==> flow/design.v <==
 `timescale 1ns / 1ps
module calc_logic(
   input clk,
   input rst,
   input [4:0] keycode,
   input newkey,
   output [15:0] Xdisplay,
   output LED_NEG_digit,
   output LED_OVW
   );
   localparam[4:0] KEY_CE = 5'b01100,
                   KEY_CA = 5'b00100,
                   KEY_MULTI = 5'b01001,
                   KEY_SUB = 5'b01010,
                   KEY_ADD = 5'b01011,
                   KEY_SQR = 5'b00001,
                   KEY_CH_SIGN = 5'b00010,
                   KEY_EQUALS = 5'b00011;
   reg signed [17:0] X, nextX, Y, nextY, ANS;
   reg [1:0] OP, nextOP;
   wire ADD = (OP == KEY_ADD [1:0]);
   wire SUB = (OP == KEY_SUB [1:0]);
   wire MULTI = (OP == KEY_MULTI [1:0]);        
   wire OP_T2 = (newkey && (keycode[4:2] == 3'b010) );
   wire CA = (newkey && (keycode == KEY_CA) );             
   wire CE = (newkey && (keycode == KEY_CE) );
   wire digit = (newkey && (keycode[4] == 1'b1) );
   wire EQUALS = (newkey && (keycode == KEY_EQUALS) );
   wire SQR = (newkey && (keycode == KEY_SQR) );
   wire CH_SIGN = (newkey && (keycode == KEY_CH_SIGN) );
   wire [6:0] CONTROL = {CE, CA, OP_T2, digit, EQUALS, SQR, CH_SIGN};  
   wire signed [17:0] ANS_ADD, ANS_MULTI, ANS_SUB, ANS_SQR, ANS_CH_SIGN;
   assign ANS_ADD = X+Y;
   assign ANS_SUB = Y-X;
   assign ANS_MULTI = X*Y;
   assign ANS_SQR = X*X;
   assign ANS_CH_SIGN = X*-1;  
   assign LED_OVW = X[16]; 
   assign Xdisplay = X[15:0];
   assign LED_NEG_digit = X[17];  
   always @ (ADD, MULTI, SUB, ANS_ADD, ANS_MULTI, ANS_SUB, X)
       case({ADD, SUB, MULTI})
           3'b100: ANS = ANS_ADD;
           3'b010: ANS = ANS_SUB;
           3'b001: ANS = ANS_MULTI;
           default: ANS = X;
       endcase   
   always @ (CONTROL, X, keycode, ANS, ANS_SQR, ANS_CH_SIGN)
       casez(CONTROL)
           7'b1000000: nextX = 18'b0;
           7'b?1?????: nextX = 18'b0;
           7'b0010000: nextX = 18'b0;
           7'b0001000: nextX = {X[12:0], keycode[3:0]};  
           7'b0000100: nextX = ANS;
           7'b0000010: nextX = ANS_SQR;
           7'b0000001: nextX = ANS_CH_SIGN;
           default: nextX = X;
       endcase
   always @ (posedge clk or posedge rst)
   begin
       if(rst) X <= 18'b0;
       else X <= nextX;
   end
   always @ (OP_T2, CA, Y, X)
       case({OP_T2, CA})
           2'b00: nextY = Y;
           2'b10: nextY = X;
           default: nextY = 18'b0;
       endcase
   always @ (posedge clk or posedge rst)
     begin
         if(rst) Y <= 18'b0;
         else Y <= nextY;
     end
   always @ (OP_T2, CA, keycode, OP)
       case({OP_T2, CA})
           2'b00: nextOP = OP;
           2'b10: nextOP = keycode[1:0];
           default: nextOP = 2'b0;
       endcase
   always @ (posedge clk or posedge rst)
     begin
         if(rst) OP <= 2'b0;
         else OP <= nextOP;
     end
   endmodule
**Reports on calc_logic**

The steps from the RTL of calc_logic to its reports follow in flow order.
Line numbers count from 1 in the design file above.
Cell names lack the library's common part.
A cell with n/a has no value.

- Top: calc_logic
- Clock input: clk
- Cell library: sky130hd
- Corner: tt_025C_1v80

**Elaborated design**

Source: Yosys, flattened and elaborated, memories not mapped. Widths are those after wreduce. Registers that Yosys merges into a memory's read port (data or address) are not register bits. Print and check cells do not count. Equal cells are merged and count once.

- Bits in registers: 38
- Input port bits: 8
- Output and inout bits: 18
- Cells after elaboration: 43

- Add/sub/neg operators: 3
- Multiply operators: 2
- Equal/unequal tests: 20
- Multiplexer cells: 4
- Reduce/logical cells: 11

Operators with widths:

| operator | count |
|---|---|
| multiplier 18 x 18 -> 18 bit | 2 |
| case mux 18 bit (select 5 bit) | 1 |
| case mux 18 bit (select 3 bit) | 1 |
| case mux 18 bit (select 2 bit) | 1 |
| adder 18 bit | 1 |
| subtractor 18 bit | 1 |
| negation 18 bit | 1 |
| equality test 5 x 2 -> 1 bit with constant B | 2 |
| logical AND 1 bit | 7 |
| equality test 7 x 1 -> 1 bit with constant B | 1 |
| equality test 7 x 2 -> 1 bit with constant B | 1 |
| equality test 7 x 3 -> 1 bit with constant B | 1 |
| equality test 7 x 4 -> 1 bit with constant B | 1 |
| equality test 7 x 5 -> 1 bit with constant B | 1 |
| equality test 7 bit with constant B | 1 |
| equality test 2 bit with constant B | 3 |
| equality test 3 x 2 -> 1 bit with constant B | 2 |
| equality test 5 x 1 -> 1 bit with constant B | 1 |
| equality test 5 x 3 -> 1 bit with constant B | 1 |
| equality test 5 x 4 -> 1 bit with constant B | 1 |
| nonzero test 5 bit | 1 |
| != test 4 x 1 -> 1 bit with constant B | 1 |
| case mux 2 bit (select 2 bit) | 1 |
| equality test 3 x 1 -> 1 bit with constant B | 1 |
| equality test 3 bit with constant B | 1 |
| OR reduction 3 bit | 1 |
| equality test 2 x 1 -> 1 bit with constant B | 1 |
| zero test 2 bit | 1 |
| AND reduction 2 bit | 1 |

**Logic depth**

Depth = most cells in a row (Yosys ltp): at word level without a register or memory, in the mapped netlist without a sequential cell, where the memories' decode and read muxes count.

- Depth after elaboration: 6
- ABC_AREA: 0
- Depth in mapped cells: 24
- Depth with buffers taken out: 22

**Netlist**

The flow's flattened synthesis, as Yosys stat reports it; memories are mapped. The netlist is that of the ABC_AREA named above (0 if unset); the other value can give another one.
Totals and module areas in this step are rounded.

- Standard cells after synthesis: 1466
- Mapped area: 12730 um^2
- Area of sequential cells: 950.9 um^2
- Flip-flops: 38
- Buffer cells: 72

Cells by type:

| cell type | count | total area (um^2) |
|---|---|---|
| fa_1 | 200 | 4003.84 |
| ha_1 | 158 | 1.98E+03 |
| inv_1 | 294 | 1.1E+03 |
| dfrtp_1 | 38 | 950.912 |
| and2_1 | 142 | 888.352 |
| xnor2_1 | 79 | 691.914 |
| nand2_1 | 130 | 487.968 |
| clkbuf_1 | 64 | 240.23 |
| nor2_1 | 62 | 232.723 |
| xor2_1 | 26 | 227.718 |
| a22o_1 | 25 | 218.96 |
| a21oi_1 | 31 | 155.149 |
| o21ai_0 | 31 | 155.149 |
| o21a_1 | 15 | 112.608 |
| nor3_1 | 20 | 100.096 |
| a211oi_1 | 13 | 97.594 |
| a21o_1 | 11 | 82.579 |
| a222oi_1 | 8 | 80.077 |

Not listed: further types 45, cells in them 119.

**Path before layout**

OpenSTA on the mapped netlist: ideal clock, no wires. The path of least setup slack (recovery checks aside). Input and output delay are each 20% of the period. Register names are those of the netlist, which keeps one name where synthesis merged equal registers.

- Path type: register -> register
- Start point: register X[9]
- End point: register X[17]
- Clock period: 8.0 ns
- Setup time: 0.126 ns
- Time at the first pin: 0.000 ns
- Data arrival time: 5.943 ns
- Required time: 7.874 ns
- Path slack: 1.931 ns
- Delay of the path: 6.069 ns
- Stages on the path: 22
- Buffers on the path: 3
- Synthesis period reached: 6.069 ns

"delay of the path" = arrival - input delay + setup time.
"stages on the path": output pins that drive a net of the path, with the launching flip-flop's if there is one; two outputs of one cell count as two.
"synthesis period reached" = period - worst setup slack (recovery checks aside). The figure is calculated, with input and output delays left at 20% of the set period.
The rows between start and end are the longest chain of elaborated cells between them; the timing report does not say that the signal goes this way. Where chains are equally long, one stands for them.
Each line given opens the expression or statement behind the cell; cells for indexed reads and writes are added by Yosys, which also makes memories of some case tables.

- Cell sequence: dfrtp_1 clkbuf_1 clkbuf_1 clkbuf_1 and2_1 fa_1 fa_1 ha_1 fa_1 inv_1 fa_1 fa_1 inv_1 ha_1 or3_1 o21bai_1 a311o_1 a21o_1 a21oi_1 xnor2_1 o22ai_1 a221o_1
- Length of the longest elaborated chain: 3
- Elaborated cells between the ends (all ways): 7
- Source lines of those cells: 7
- Those cells by class: add/sub: 3; mul: 2; mux: 2

RTL lines, path post-synthesis:

| what | line | RTL |
|---|---|---|
| start, declared | 19 | `reg signed [17:0] X, nextX, Y, nextY, ANS;` |
| start, assigned | 61 | `if(rst) X <= 18'b0;` |
| start, assigned | 62 | `else X <= nextX;` |
| multiplier 18 x 18 -> 18 bit | 35 | `assign ANS_MULTI = X*Y;` |
| case mux 18 bit (select 3 bit) | 42 | `case({ADD, SUB, MULTI})` |
| case mux 18 bit (select 5 bit) | 49 | `casez(CONTROL)` |
| end, assigned | 61 |  |
| end, assigned | 62 |  |
| end, declared | 19 |  |

**Path in the finished layout**

From the final timing report of run 1: the path of least setup slack in the routed layout; clock arrival at registers is part of the times.

- Path type: register -> register
- Start point: register X[9]
- End point: register X[17]
- Clock period: 8.0 ns
- Setup time: 0.11 ns
- Time at the first pin: 0.30 ns
- Data arrival time: 6.69 ns
- Required time: 8.18 ns
- Path slack: 1.49 ns
- Stages on the path: 21
- Buffers on the path: 0

The rows between start and end are the longest chain of elaborated cells between them; the timing report does not say that the signal goes this way. Where chains are equally long, one stands for them.

- Cell sequence: dfrtp_1 and2_1 fa_1 fa_1 ha_1 inv_1 fa_1 inv_1 fa_1 inv_1 fa_1 inv_1 ha_1 or3_1 o21bai_1 a311o_1 a21o_1 a21oi_1 xnor2_1 o22ai_1 a221o_1
- Length of the longest elaborated chain: 3
- Elaborated cells between the ends (all ways): 7
- Source lines of those cells: 7
- Those cells by class: add/sub: 3; mul: 2; mux: 2

RTL lines, path post-layout:

| what | line | RTL |
|---|---|---|
| start, declared | 19 | `reg signed [17:0] X, nextX, Y, nextY, ANS;` |
| start, assigned | 61 | `if(rst) X <= 18'b0;` |
| start, assigned | 62 | `else X <= nextX;` |
| multiplier 18 x 18 -> 18 bit | 35 | `assign ANS_MULTI = X*Y;` |
| case mux 18 bit (select 3 bit) | 42 | `case({ADD, SUB, MULTI})` |
| case mux 18 bit (select 5 bit) | 49 | `casez(CONTROL)` |
| end, assigned | 61 |  |
| end, assigned | 62 |  |
| end, declared | 19 |  |

Subject: calc_logic on sky130hd, stored results

Hello all,

Measured results for calc_logic: 6 stored runs of the Yosys and OpenROAD flow on sky130hd. The settings differ; the order carries no meaning. The constraints put input and output delay at 20% of the set period each and load the outputs with 0.01 pF.
By "clock period achieved" is meant the clock period of the run minus its worst setup slack. This is arithmetic on one report: input and output delays are still those of the set period (20% each).
By "overall power" is meant OpenSTA's value without simulated activity: inputs other than the clock are taken to toggle once in ten clock periods, and the tool carries that through the logic.
Measured values are rounded.
A setting shown as -- is not set for that run.
A result given as -- is not shown for that run.

| item | run 1 | run 2 | run 3 | run 4 | run 5 | run 6 |
|---|---|---|---|---|---|---|
| CORE_UTILIZATION | 40 | 53 | 17 | 40 | 53 | 40 |
| period_ns | 8.0 | 5.98 | 4.33 | 6.6 | 5.98 | 4.98 |
| CAP_MARGIN | 20 | 20 | 20 | 20 | 20 | 20 |
| CORE_MARGIN | 2 | 2 | 2 | 2 | 2 | 2 |
| SLEW_MARGIN | 20 | 20 | 20 | 20 | 30 | 20 |
| ABC_AREA | -- | 1 | -- | -- | 1 | -- |
| CELL_PAD_IN_SITES_DETAIL_PLACEMENT | -- | 0 | 0 | -- | 0 | -- |
| CORE_ASPECT_RATIO | -- | 0.68 | 1.9 | -- | 1.61 | -- |
| CTS_CLUSTER_SIZE | -- | 33 | -- | -- | 99 | -- |
| MIN_ROUTING_LAYER | -- | met1 | met1 | -- | met1 | -- |
| PLACE_DENSITY | -- | 0.66 | 0.71 | -- | 0.66 | -- |
| SETUP_SLACK_MARGIN | -- | 0.43 | 0.18 | -- | 0.43 | -- |
| TNS_END_PERCENT | -- | 70 | 10 | -- | 70 | -- |
| GPL_TIMING_DRIVEN | -- | -- | 1 | -- | -- | -- |
| CELL_PAD_IN_SITES_GLOBAL_PLACEMENT | -- | -- | -- | -- | 3 | -- |
| synthesized cell area (um^2) | 12730 | 13890 | 12730 | 12730 | -- | 12730 |
| die outline area (um^2) | 33270 | 27540 | 77210 | 33270 | -- | 33270 |
| utilization after routing | 0.431 | 0.619 | 0.221 | 0.436 | -- | 0.507 |
| setup slack of the critical path (ns) | 1.494 | 0.412 | -1.442 | 0.356 | -- | -0.683 |
| worst-case hold slack (ns) | 0.588 | 0.616 | 0.599 | 0.587 | -- | 0.587 |
| overall power (mW) | 1.275 | 2.201 | 2.691 | 1.564 | -- | 2.207 |
| clock period achieved (ns) | 6.506 | 5.568 | 5.772 | 6.244 | -- | 5.663 |

Run 5: no results, placement failed with GPL-0301

Thanks
